==> flow/design.v <==
module rgb2hsv(
        input clock,
        input reset_n,
        input in_valid,
        input [7:0] in_red,
        input [7:0] in_green,
        input [7:0] in_blue,
        input in_visual,
        input in_done,
        output out_valid,
        output [7:0] out_red,
        output [7:0] out_green,
        output [7:0] out_blue,
        output [7:0] out_hue,
        output [7:0] out_saturation,
        output [7:0] out_brightness,
        output out_visual,
        output out_done
    );
    reg valid1;
    reg [7:0] red1;
    reg [7:0] green1;
    reg [7:0] blue1;
    reg visual1;
    reg done1;
    reg [7:0] max_value1;
    reg [1:0] max_index1;
    reg [7:0] min_value1;
    reg [1:0] min_index1;
    always @(posedge clock)
    begin
        if (reset_n) begin
            valid1 <= in_valid;
            red1[7:0] <= in_red[7:0];
            green1[7:0] <= in_green[7:0];
            blue1[7:0] <= in_blue[7:0];
            visual1 <= in_visual;
            done1 <= in_done;
            if (in_red >= in_green) begin
                if (in_red >= in_blue) begin
                    max_value1[7:0] <= in_red[7:0];
                    max_index1[1:0] <= 1;
                end
                else begin
                    max_value1[7:0] <= in_blue[7:0];
                    max_index1[1:0] <= 3;
                end
            end
            else begin
                if (in_blue >= in_green) begin
                    max_value1[7:0] <= in_blue[7:0];
                    max_index1[1:0] <= 3;
                end
                else begin
                    max_value1[7:0] <= in_green[7:0];
                    max_index1[1:0] <= 2;
                end
            end
            if (in_red < in_green) begin
                if (in_red < in_blue) begin
                    min_value1[7:0] <= in_red[7:0];
                    min_index1[1:0] <= 1;
                end
                else begin
                    min_value1[7:0] <= in_blue[7:0];
                    min_index1[1:0] <= 3;
                end
            end
            else begin
                if (in_blue < in_green) begin
                    min_value1[7:0] <= in_blue[7:0];
                    min_index1[1:0] <= 3;
                end
                else begin
                    min_value1[7:0] <= in_green[7:0];
                    min_index1[1:0] <= 2;
                end
            end
        end 
        else begin
            valid1 <= 1'b0;
            red1[7:0] <= 8'b0;
            green1[7:0] <= 8'b0;
            blue1[7:0] <= 8'b0;
            visual1 <= 1'b0;
            done1 <= 1'b0;
            max_value1[7:0] <= 8'd0;
            max_index1[1:0] <= 2'd0; 
            min_value1[7:0] <= 8'd0; 
            min_index1[1:0] <= 2'd0;
        end
    end
    reg valid2;
    reg [7:0] red2;
    reg [7:0] green2;
    reg [7:0] blue2;
    reg visual2;
    reg done2;
    reg [7:0] dif2;
    reg [7:0] max_value2;
    reg [1:0] max_index2;
    reg [7:0] min_value2;
    reg [1:0] min_index2;
    always @(posedge clock)
    begin
        if (reset_n) begin
            valid2 <= valid1;
            red2[7:0] <= red1[7:0];
            green2[7:0] <= green1[7:0];
            blue2[7:0] <= blue1[7:0];
            visual2 <= visual1;
            done2 <= done1;
            dif2[7:0] <= max_value1[7:0] - min_value1[7:0];
            max_value2[7:0] <= max_value1[7:0];
            max_index2[1:0] <= max_index1[1:0];
            min_value2[7:0] <= min_value1[7:0];
            min_index2[1:0] <= min_index1[1:0];
        end 
        else begin
            valid2 <= 1'b0;
            red2[7:0] <= 8'b0;
            green2[7:0] <= 8'b0;
            blue2[7:0] <= 8'b0;
            visual2 <= 1'b0;
            done2 <= 1'b0;
            dif2[7:0] <= 8'd0;
            max_value2[7:0] <= 8'd0;
            max_index2[1:0] <= 2'd0;
            min_value2[7:0] <= 8'd0; 
            min_index2[1:0] <= 2'd0;
        end
    end
    reg valid3;
    reg [7:0] red3;
    reg [7:0] green3;
    reg [7:0] blue3;
    reg visual3;
    reg done3;
    reg [11:0] hue3;
    reg [7:0] dif3;
    reg [7:0] max_value3;
    reg [1:0] max_index3;
    reg [7:0] min_value3;
    reg [1:0] min_index3;
    always @(posedge clock)
    begin
        if (reset_n) begin
            valid3 <= valid2;
            red3[7:0] <= red2[7:0];
            green3[7:0] <= green2[7:0];
            blue3[7:0] <= blue2[7:0];
            visual3 <= visual2;
            done3 <= done2;
            dif3[7:0] <= dif2[7:0];
            max_value3[7:0] <= max_value2[7:0];
            max_index3[1:0] <= max_index2[1:0];
            min_value3[7:0] <= min_value2[7:0];
            min_index3[1:0] <= min_index2[1:0];
            if (dif2 > 0) begin
                if (max_index2 == 1) begin
                    if (green2 < blue2) begin
                        hue3[11:0] <= ((blue2 - green2) << 4);
                    end
                    else begin
                        hue3[11:0] <= ((green2 - blue2) << 4);
                    end
                end
                if (max_index2 == 2) begin
                    if (blue2 < red2) begin
                        hue3[11:0] <= ((red2 - blue2) << 4);
                    end
                    else begin
                        hue3[11:0] <= ((blue2 - red2) << 4);
                    end
                end
                if (max_index2 == 3) begin
                    if (red2 < green2) begin
                        hue3[11:0] <= ((green2 - red2) << 4);
                    end
                    else begin
                        hue3[11:0] <= ((red2 - green2) << 4);
                    end
                end
            end
            else begin
                hue3[11:0] <= 12'd0;             
            end
        end
        else begin
            valid3 <= 1'b0;
            red3[7:0] <= 8'b0;
            green3[7:0] <= 8'b0;
            blue3[7:0] <= 8'b0;
            visual3 <= 1'b0;
            done3 <= 1'b0;
            hue3[11:0] <= 12'd0;
            dif3[7:0] <= 8'd0;
            max_value3[7:0] <= 8'd0;
            max_index3[1:0] <= 2'd0;
            min_value3[7:0] <= 8'd0;
            min_index3[1:0] <= 2'd0;
        end
    end
    reg valid4;
    reg [7:0] red4;
    reg [7:0] green4;
    reg [7:0] blue4;
    reg visual4;
    reg done4;
    reg [11:0] hue4;
    reg [7:0] dif4;
    reg [7:0] max_value4;
    reg [1:0] max_index4;
    always @(posedge clock)
    begin
        if (reset_n) begin
            valid4 <= valid3;
            red4[7:0] <= red3[7:0];
            green4[7:0] <= green3[7:0];
            blue4[7:0] <= blue3[7:0];
            visual4 <= visual3;
            done4 <= done3;          
            dif4[7:0] <= dif3[7:0];
            max_value4[7:0] <= max_value3[7:0];
            max_index4 <= max_index3;
            hue4[11:0] <= (hue3 / dif3);
        end
        else begin
            valid4 <= 1'b0;
            red4[7:0] <= 8'b0;
            green4[7:0] <= 8'b0;
            blue4[7:0] <= 8'b0;
            visual4 <= 1'b0;
            done4 <= 1'b0;
            hue4[11:0] <= 12'd0;
            dif4[7:0] <= 8'd0;
            max_value4 <= 8'd0;
            max_index4[1:0] <= 2'd0;
        end
    end
    reg valid5;
    reg [7:0] red5;
    reg [7:0] green5;
    reg [7:0] blue5;
    reg visual5;
    reg done5;
    reg [11:0] hue5;
    reg [7:0] dif5;
    reg [7:0] max_value5;
    always @(posedge clock)
    begin
        if (reset_n) begin
            valid5 <= valid4;
            red5[7:0] <= red4[7:0];
            green5[7:0] <= green4[7:0];
            blue5[7:0] <= blue4[7:0];
            visual5 <= visual4;
            done5 <= done4;
            dif5[7:0] <= dif4[7:0];
            max_value5[7:0] <= max_value4[7:0];
            if (dif4 > 0) begin
                if (max_index4 == 1) begin
                    if (green4 < blue4) begin
                        hue5[11:0] <= 96 - hue4;
                    end
                    else begin
                        hue5[11:0] <= 0 + hue4;
                    end
                end
                if (max_index4 == 2) begin
                    if (blue4 < red4) begin
                        hue5[11:0] <= 32 - hue4;
                    end
                    else begin
                        hue5[11:0] <= 32 + hue4;
                    end
                end
                if (max_index4 == 3) begin
                    if (red4 < green4) begin
                        hue5[11:0] <= 64 - hue4;
                    end
                    else begin
                        hue5[11:0] <= 64 + hue4;
                    end
                end
            end
            else begin
                hue5[11:0] <= 12'd0;             
            end
        end
        else begin
            valid5 <= 1'b0;
            red5[7:0] <= 8'b0;
            green5[7:0] <= 8'b0;
            blue5[7:0] <= 8'b0;
            visual5 <= 1'b0;
            done5 <= 1'b0;
            dif5[7:0] <= 8'd0;
            max_value5[7:0] <= 8'd0;
            hue5[11:0] <= 12'd0;
        end
    end
    reg valid;
    reg [7:0] red;
    reg [7:0] green;
    reg [7:0] blue;
    reg visual;
    reg done;
    reg [18:0] hue;
    reg [7:0] saturation;
    reg [7:0] max_value;
    always @(posedge clock)
    begin
        if (reset_n) begin
            valid <= valid5;
            red[7:0] <= red5[7:0];
            green[7:0] <= green5[7:0];
            blue[7:0] <= blue5[7:0];
            visual <= visual5;
            done <= done5;
            max_value[7:0] <= max_value5[7:0];
            hue[18:0] <= (85 * hue5);
            if (max_value5 == 0) begin
                saturation[7:0] <= 8'd0;
            end
            else begin
                saturation[7:0] <= 255 * dif5 / max_value5;
            end
        end
        else begin 
            valid <= 1'b0;
            red[7:0] <= 8'b0;
            green[7:0] <= 8'b0;
            blue[7:0] <= 8'b0;
            visual <= 1'b0;
            done <= 1'b0;
            max_value[7:0] <= 8'd0;
            hue[18:0] <= 19'd0;
            saturation [7:0] <= 8'd0;
        end
    end
    assign out_valid = valid;
    assign out_red[7:0] = red[7:0];
    assign out_green[7:0] = green[7:0];  
    assign out_blue[7:0] = blue[7:0];
    assign out_hue[7:0] = hue[12:5];
    assign out_saturation[7:0] = saturation[7:0];
    assign out_brightness[7:0] = max_value[7:0];
    assign out_visual = visual;
    assign out_done = done;
endmodule
Ticket comment

[Step by step through the tools: rgb2hsv]
Module rgb2hsv before and after one edit of its RTL, step after step.
Lines under "before" count in the file above, lines under "after" in the edited file.
"change" is "after" less "before", of the values as shown; "relative change" is that difference over "before", in percent.
A cell with n/a has no value.
Set-up
  design top: rgb2hsv
  clock input: clock
  standard-cell library: sky130hd
  corner: tt_025C_1v80

[The edit]
The edit as a unified diff against the file above.
The edit is scripted: it alters the design's behaviour and was not made to optimise anything.
begin of diff
@@ -320,5 +320,5 @@
             done <= done5;
             max_value[7:0] <= max_value5[7:0];
-            hue[18:0] <= (85 * hue5);
+            hue[18:0] <= (85 ^ hue5);
             if (max_value5 == 0) begin
                 saturation[7:0] <= 8'd0;
end of diff

[After elaboration]
Counts by Yosys on the flattened word-level netlist (proc, flatten, opt, wreduce; memories kept). Register bits leave out memories and registers merged into their read ports (data or address). Print and check cells are left out. Cells with the same type and inputs are merged into one.
Cells by class
  add/sub/neg operators: before 12, after 12, change 0, relative change 0.00%
  multipliers: before 2, after 1, change -1, relative change -50.00%
  div/mod/pow operators: before 2, after 2, change 0, relative change 0.00%
  magnitude comparators: before 14, after 14, change 0, relative change 0.00%
  equality and inequality tests: before 6, after 6, change 0, relative change 0.00%
  mux-type cells: before 21, after 21, change 0, relative change 0.00%
  bitwise gates (word level): before 1, after 2, change +1, relative change +100.00%
  reductions and logical operators: before 6, after 6, change 0, relative change 0.00%
Operators by type and width
  7-bit by 12-bit multiplier with 13-bit output (first input constant): before 1, after 0, change -1, relative change -100.00%
  4-bit inverter: before 0, after 1, change +1
  12-bit two-way mux: before 12, after 12, change 0, relative change 0.00%
  8-bit less-than comparator: before 9, after 9, change 0, relative change 0.00%
  8-bit subtractor: before 7, after 7, change 0, relative change 0.00%
  8-bit two-way mux: before 6, after 6, change 0, relative change 0.00%
  2-bit == test (second input constant): before 4, after 4, change 0, relative change 0.00%
  8-bit >= comparator: before 3, after 3, change 0, relative change 0.00%
  2-bit by 1-bit == test with 1-bit output (second input constant): before 2, after 2, change 0, relative change 0.00%
  8-bit by 1-bit > comparator with 1-bit output (second input constant): before 2, after 2, change 0, relative change 0.00%
  2-bit two-way mux: before 2, after 2, change 0, relative change 0.00%
  2-bit AND reduction: before 2, after 2, change 0, relative change 0.00%
  3-bit nonzero test: before 2, after 2, change 0, relative change 0.00%
  7-bit by 12-bit subtractor with 12-bit output (first input constant): before 2, after 2, change 0, relative change 0.00%
  6-bit by 12-bit adder with 12-bit output (first input constant): before 1, after 1, change 0, relative change 0.00%
  7-bit by 12-bit adder with 12-bit output (first input constant): before 1, after 1, change 0, relative change 0.00%
  12-bit by 8-bit divider with 12-bit output: before 1, after 1, change 0, relative change 0.00%
  32-bit by 8-bit divider with 32-bit output: before 1, after 1, change 0, relative change 0.00%
  8-bit zero test: before 1, after 1, change 0, relative change 0.00%
  8-bit by 8-bit multiplier with 16-bit output (first input constant): before 1, after 1, change 0, relative change 0.00%
  1-bit two-way mux: before 1, after 1, change 0, relative change 0.00%
  1-bit inverter: before 1, after 1, change 0, relative change 0.00%
  2-bit OR reduction: before 1, after 1, change 0, relative change 0.00%
  6-bit by 12-bit subtractor with 12-bit output (first input constant): before 1, after 1, change 0, relative change 0.00%
Word-level totals
  register bits: before 315, after 314, change -1, relative change -0.32%
  bits of input ports: before 29, after 29, change 0, relative change 0.00%
  output and inout bits: before 51, after 51, change 0, relative change 0.00%
  cells after elaboration: before 120, after 120, change 0, relative change 0.00%

[Longest topological paths]
Depth = most cells in a row (Yosys ltp): at word level without a register or memory, in the mapped netlist without a sequential cell, where the memories' decode and read muxes count.
Depth
  depth after elaboration: before 5, after 5, change 0, relative change 0.00%
  ABC_AREA: before 0, after 0
  gate-level depth with buffers: before 428, after 448, change +20, relative change +4.67%

[After synthesis]
Yosys stat after the flow's synthesis: flattened, memories mapped to cells. It holds for the ABC_AREA given above (unset counts as 0); a run with the other value may have another netlist.
Synthesis totals
  cells in the netlist: before 4675, after 4482, change -193, relative change -4.13%
  mapped area (µm²): before 36228.5, after 34694.5, change -1534.0, relative change -4.23%
  sequential part of the area (µm²): before 6125.9, after 6005.8, change -120.1, relative change -1.96%
  flip-flop cells: before 306, after 300, change -6, relative change -1.96%
  buffer cells: before 128, after 124, change -4, relative change -3.12%
Cells by type
  sky130_fd_sc_hd__inv_1: before 267, after 216, change -51, relative change -19.10%
  sky130_fd_sc_hd__nor3_1: before 272, after 245, change -27, relative change -9.93%
  sky130_fd_sc_hd__ha_1: before 459, after 437, change -22, relative change -4.79%
  sky130_fd_sc_hd__a21o_1: before 88, after 72, change -16, relative change -18.18%
  sky130_fd_sc_hd__or3_1: before 55, after 39, change -16, relative change -29.09%
  sky130_fd_sc_hd__a221oi_1: before 18, after 4, change -14, relative change -77.78%
  sky130_fd_sc_hd__o31ai_1: before 91, after 104, change +13, relative change +14.29%
  sky130_fd_sc_hd__fa_1: before 43, after 30, change -13, relative change -30.23%
  sky130_fd_sc_hd__nand4_1: before 68, after 56, change -12, relative change -17.65%
  sky130_fd_sc_hd__a21oi_1: before 239, after 229, change -10, relative change -4.18%
  sky130_fd_sc_hd__and2_1: before 198, after 207, change +9, relative change +4.55%
  sky130_fd_sc_hd__nand3_1: before 86, after 77, change -9, relative change -10.47%
  sky130_fd_sc_hd__o2111ai_1: before 17, after 8, change -9, relative change -52.94%
  sky130_fd_sc_hd__a22oi_1: before 13, after 4, change -9, relative change -69.23%
  sky130_fd_sc_hd__mux2_2: before 74, after 66, change -8, relative change -10.81%
  sky130_fd_sc_hd__a31oi_1: before 39, after 47, change +8, relative change +20.51%
  sky130_fd_sc_hd__nand2_1: before 324, after 331, change +7, relative change +2.16%
  sky130_fd_sc_hd__xnor2_1: before 135, after 128, change -7, relative change -5.19%
Not every row of either side is listed.

[Path before layout]
OpenSTA on the mapped netlist: ideal clock, no wires. The path of least setup slack (recovery checks aside). Input and output delay are each 20% of the period. Register names are those of the netlist, which keeps one name where synthesis merged equal registers.
Path post-synthesis
  path type: before flip-flop to flip-flop, after flip-flop to flip-flop
  from: before register max_value5[0], after register max_value5[0]
  to: before register saturation[0], after register saturation[0]
  period (ns): before 80.0, after 80.0, change 0.0, relative change 0.00%
  library setup time (ns): before 0.141, after 0.136, change -0.005
  time at the first pin (ns): before 0.000, after 0.000, change 0.000
  arrival (ns): before 79.021, after 80.635, change +1.614, relative change +2.04%
  required time (ns): before 79.859, after 79.864, change +0.005, relative change +0.01%
  path slack (ns): before 0.838, after -0.771, change -1.609
  path delay (ns): before 79.162, after 80.771, change +1.609, relative change +2.03%
  stages: before 394, after 410, change +16, relative change +4.06%
  path buffers: before 28, after 34, change +6, relative change +21.43%
  synthesis period reached (ns): before 79.162, after 80.771, change +1.609, relative change +2.03%
"path delay" = arrival - input delay + setup time.
"stages" counts driving pins, that of a launching flip-flop among them; a cell with two outputs on the path counts twice.
"synthesis period reached" = period - worst setup slack (recovery checks aside). The figure is calculated, with input and output delays left at 20% of the set period.
At most two assigning lines are given for a register; there are more.
Between the ends, post-synthesis, before
  path through: sky130_fd_sc_hd__dfxtp_1 sky130_fd_sc_hd__inv_1 sky130_fd_sc_hd__ha_1 sky130_fd_sc_hd__o21a_1 sky130_fd_sc_hd__o21ai_0 sky130_fd_sc_hd__nor2_1 sky130_fd_sc_hd__ha_1 sky130_fd_sc_hd__o211ai_1 sky130_fd_sc_hd__a211oi_2 sky130_fd_sc_hd__a21oi_1 sky130_fd_sc_hd__ha_1 sky130_fd_sc_hd__or3_1 sky130_fd_sc_hd__o22ai_1 sky130_fd_sc_hd__mux2_2 sky130_fd_sc_hd__ha_1 sky130_fd_sc_hd__a21o_1 sky130_fd_sc_hd__o2111ai_1 sky130_fd_sc_hd__nand2_1 [358 not listed] sky130_fd_sc_hd__clkbuf_1 sky130_fd_sc_hd__nor2_1 sky130_fd_sc_hd__a21oi_1 sky130_fd_sc_hd__ha_1 sky130_fd_sc_hd__a21oi_1 sky130_fd_sc_hd__nor2b_1 sky130_fd_sc_hd__o21ai_0 sky130_fd_sc_hd__nand2b_1 sky130_fd_sc_hd__a21oi_1 sky130_fd_sc_hd__nor2b_1 sky130_fd_sc_hd__o21ai_0 sky130_fd_sc_hd__nand2b_1 sky130_fd_sc_hd__a221oi_1 sky130_fd_sc_hd__o2111ai_1 sky130_fd_sc_hd__nor2_1 sky130_fd_sc_hd__o2111ai_1 sky130_fd_sc_hd__a2111oi_1 sky130_fd_sc_hd__a41oi_1
  elaborated cells on any way between the ends: 3
  source lines of those cells: 2
  classes of those cells: 1 x div; 2 x reduce/logical
Ends and longest elaborated chain, post-synthesis, before
  from (decl): line 249  | reg [7:0] max_value5;
  from (assign): line 260  | max_value5[7:0] <= max_value4[7:0];
  from (assign): line 299  | max_value5[7:0] <= 8'd0;
  to (assign): line 324  | saturation[7:0] <= 8'd0;
  to (assign): line 327  | saturation[7:0] <= 255 * dif5 / max_value5;
  to (decl): line 310  | reg [7:0] saturation;
before: Chain of elaborated cells between the ends: none given.
Between the ends, post-synthesis, after
  path through: sky130_fd_sc_hd__dfxtp_1 sky130_fd_sc_hd__inv_1 sky130_fd_sc_hd__ha_1 sky130_fd_sc_hd__o21a_1 sky130_fd_sc_hd__or3_1 sky130_fd_sc_hd__a21boi_0 sky130_fd_sc_hd__nor2_1 sky130_fd_sc_hd__ha_1 sky130_fd_sc_hd__or3_1 sky130_fd_sc_hd__o22a_1 sky130_fd_sc_hd__mux2_2 sky130_fd_sc_hd__ha_1 sky130_fd_sc_hd__a21oi_1 sky130_fd_sc_hd__a21boi_0 sky130_fd_sc_hd__o21a_1 sky130_fd_sc_hd__o41ai_1 sky130_fd_sc_hd__ha_1 sky130_fd_sc_hd__o21ai_0 [374 not listed] sky130_fd_sc_hd__nor4_4 sky130_fd_sc_hd__clkbuf_1 sky130_fd_sc_hd__nand2_1 sky130_fd_sc_hd__o21ai_1 sky130_fd_sc_hd__ha_1 sky130_fd_sc_hd__nor2b_1 sky130_fd_sc_hd__o21ai_0 sky130_fd_sc_hd__nand2b_1 sky130_fd_sc_hd__a21oi_1 sky130_fd_sc_hd__nor2b_1 sky130_fd_sc_hd__o21ai_0 sky130_fd_sc_hd__nand2b_1 sky130_fd_sc_hd__a2111oi_0 sky130_fd_sc_hd__o21ai_0 sky130_fd_sc_hd__nor4_1 sky130_fd_sc_hd__o211ai_1 sky130_fd_sc_hd__nor4_1 sky130_fd_sc_hd__a31oi_1
  elaborated cells on any way between the ends: 3
  source lines of those cells: 2
  classes of those cells: 1 x div; 2 x reduce/logical
Ends and longest elaborated chain, post-synthesis, after
  from (decl): line 249  | reg [7:0] max_value5;
  from (assign): line 260  | max_value5[7:0] <= max_value4[7:0];
  from (assign): line 299  | max_value5[7:0] <= 8'd0;
  to (assign): line 324  | saturation[7:0] <= 8'd0;
  to (assign): line 327  | saturation[7:0] <= 255 * dif5 / max_value5;
  to (decl): line 310  | reg [7:0] saturation;
after: Chain of elaborated cells between the ends: none given.

[Path in the finished layout]
From the final timing report of each run of pair 1: the path of least setup slack in the routed layout; clock arrival at registers is part of the times.
Path post-layout
  path type: before flip-flop to flip-flop, after flip-flop to flip-flop
  from: before register max_value5[7], after register max_value5[0]
  to: before register saturation[0], after register saturation[0]
  period (ns): before 80.0, after 80.0, change 0.0, relative change 0.00%
  library setup time (ns): before 0.15, after 0.15, change 0.00
  time at the first pin (ns): before 0.58, after 0.57, change -0.01, relative change -1.72%
  arrival (ns): before 75.15, after 75.86, change +0.71, relative change +0.94%
  required time (ns): before 80.42, after 80.43, change +0.01, relative change +0.01%
  path slack (ns): before 5.27, after 4.58, change -0.69
  stages: before 378, after 390, change +12, relative change +3.17%
  path buffers: before 8, after 7, change -1, relative change -12.50%
At most two assigning lines are given for a register; there are more.
Between the ends, post-layout, before
  path through: sky130_fd_sc_hd__dfxtp_1 sky130_fd_sc_hd__or4_4 sky130_fd_sc_hd__nor3_4 sky130_fd_sc_hd__o21ai_1 sky130_fd_sc_hd__nor2_1 sky130_fd_sc_hd__ha_1 sky130_fd_sc_hd__o211ai_1 sky130_fd_sc_hd__a211oi_2 sky130_fd_sc_hd__nor2_1 sky130_fd_sc_hd__a21oi_1 sky130_fd_sc_hd__ha_1 sky130_fd_sc_hd__or3_1 sky130_fd_sc_hd__o22ai_2 sky130_fd_sc_hd__mux2_2 sky130_fd_sc_hd__ha_1 sky130_fd_sc_hd__a21o_1 sky130_fd_sc_hd__o21a_1 sky130_fd_sc_hd__or3_1 [342 not listed] sky130_fd_sc_hd__nand3_4 sky130_fd_sc_hd__nor2_1 sky130_fd_sc_hd__a21oi_1 sky130_fd_sc_hd__ha_1 sky130_fd_sc_hd__a21oi_1 sky130_fd_sc_hd__nor2b_1 sky130_fd_sc_hd__o21ai_0 sky130_fd_sc_hd__nand2b_1 sky130_fd_sc_hd__a21oi_1 sky130_fd_sc_hd__nor2b_1 sky130_fd_sc_hd__o21ai_0 sky130_fd_sc_hd__nand2b_1 sky130_fd_sc_hd__a221oi_1 sky130_fd_sc_hd__o2111ai_1 sky130_fd_sc_hd__nor2_1 sky130_fd_sc_hd__o2111ai_1 sky130_fd_sc_hd__a2111oi_1 sky130_fd_sc_hd__a41oi_1
  elaborated cells on any way between the ends: 3
  source lines of those cells: 2
  classes of those cells: 1 x div; 2 x reduce/logical
Ends and longest elaborated chain, post-layout, before
  from (decl): line 249  | reg [7:0] max_value5;
  from (assign): line 260  | max_value5[7:0] <= max_value4[7:0];
  from (assign): line 299  | max_value5[7:0] <= 8'd0;
  to (assign): line 324  | saturation[7:0] <= 8'd0;
  to (assign): line 327  | saturation[7:0] <= 255 * dif5 / max_value5;
  to (decl): line 310  | reg [7:0] saturation;
before: Chain of elaborated cells between the ends: none given.
Between the ends, post-layout, after
  path through: sky130_fd_sc_hd__dfxtp_2 sky130_fd_sc_hd__clkinvlp_4 sky130_fd_sc_hd__ha_1 sky130_fd_sc_hd__o21a_1 sky130_fd_sc_hd__or3_1 sky130_fd_sc_hd__a21boi_0 sky130_fd_sc_hd__nor2_1 sky130_fd_sc_hd__ha_1 sky130_fd_sc_hd__or3_1 sky130_fd_sc_hd__o22a_1 sky130_fd_sc_hd__mux2_2 sky130_fd_sc_hd__ha_1 sky130_fd_sc_hd__o211ai_1 sky130_fd_sc_hd__a21boi_2 sky130_fd_sc_hd__o21a_4 sky130_fd_sc_hd__nor3_2 sky130_fd_sc_hd__nor3_2 sky130_fd_sc_hd__nand2_1 [354 not listed] sky130_fd_sc_hd__nor4_4 sky130_fd_sc_hd__buf_6 sky130_fd_sc_hd__mux2i_1 sky130_fd_sc_hd__ha_1 sky130_fd_sc_hd__a21oi_1 sky130_fd_sc_hd__nor2b_1 sky130_fd_sc_hd__o21ai_0 sky130_fd_sc_hd__nand2b_1 sky130_fd_sc_hd__a21oi_1 sky130_fd_sc_hd__nor2b_1 sky130_fd_sc_hd__o21ai_0 sky130_fd_sc_hd__nand2b_1 sky130_fd_sc_hd__a2111oi_0 sky130_fd_sc_hd__o21ai_1 sky130_fd_sc_hd__nor4_1 sky130_fd_sc_hd__o211ai_1 sky130_fd_sc_hd__nor4_2 sky130_fd_sc_hd__a31oi_1
  elaborated cells on any way between the ends: 3
  source lines of those cells: 2
  classes of those cells: 1 x div; 2 x reduce/logical
Ends and longest elaborated chain, post-layout, after
  from (decl): line 249  | reg [7:0] max_value5;
  from (assign): line 260  | max_value5[7:0] <= max_value4[7:0];
  from (assign): line 299  | max_value5[7:0] <= 8'd0;
  to (assign): line 324  | saturation[7:0] <= 8'd0;
  to (assign): line 327  | saturation[7:0] <= 255 * dif5 / max_value5;
  to (decl): line 310  | reg [7:0] saturation;
after: Chain of elaborated cells between the ends: none given.

[Layout results]
Both versions went through the flow (Yosys, OpenROAD) with the same settings in each pair. Constraints: input delay and output delay 20% of the set period each, output load 0.01 pF.
Flow settings, pair 1
  CORE_UTILIZATION: 40
  period_ns: 80.0
  CAP_MARGIN: 20
  CORE_MARGIN: 2
  SLEW_MARGIN: 20
Results, pair 1
  chip area after synthesis (Yosys) (µm²): before 36228.5, after 34694.5, change -1534.0, relative change -4.23%
  die outline area (µm²): before 92994.5, after 89108.2, change -3886.3, relative change -4.18%
  standard-cell area after layout (µm²): before 40629.0, after 39599.2, change -1029.8, relative change -2.53%
  utilization after layout (%): before 45.2, after 45.9, change +0.7
  lowest setup slack (ns): before 5.274, after 4.579, change -0.695
  sum of negative setup slack (ns): before 0.000, after 0.000, change 0.000
  worst hold slack in the final report (ns): before 0.417, after 0.409, change -0.008
  period achieved (ns): before 74.726, after 75.421, change +0.695, relative change +0.93%
Flow settings, pair 2
  ABC_AREA: 1
  CAP_MARGIN: 5
  CORE_MARGIN: 2
  CORE_UTILIZATION: 31
  CTS_CLUSTER_SIZE: 38
  GPL_ROUTABILITY_DRIVEN: 0
  MIN_ROUTING_LAYER: met1
  PLACE_DENSITY_LB_ADDON: 0.05
  SETUP_SLACK_MARGIN: 5.0
  SLEW_MARGIN: 10
  period_ns: 97.4
Results, pair 2
  chip area after synthesis (Yosys) (µm²): before 43010.0, after 40194.8, change -2815.2, relative change -6.55%
  die outline area (µm²): before 141737.0, after 132558.0, change -9179.0, relative change -6.48%
  standard-cell area after layout (µm²): before 46656.0, after 43859.6, change -2796.4, relative change -5.99%
  utilization after layout (%): before 33.9, after 34.0, change +0.1
  lowest setup slack (ns): before 20.802, after 23.668, change +2.866
  sum of negative setup slack (ns): before 0.000, after 0.000, change 0.000
  worst hold slack in the final report (ns): before 0.394, after 0.380, change -0.014
  period achieved (ns): before 76.598, after 73.732, change -2.866, relative change -3.74%
"period achieved" is the run's clock period less its worst setup slack. It is reckoned from that one timing run; input and output delays stay at 20% of the period that was set.
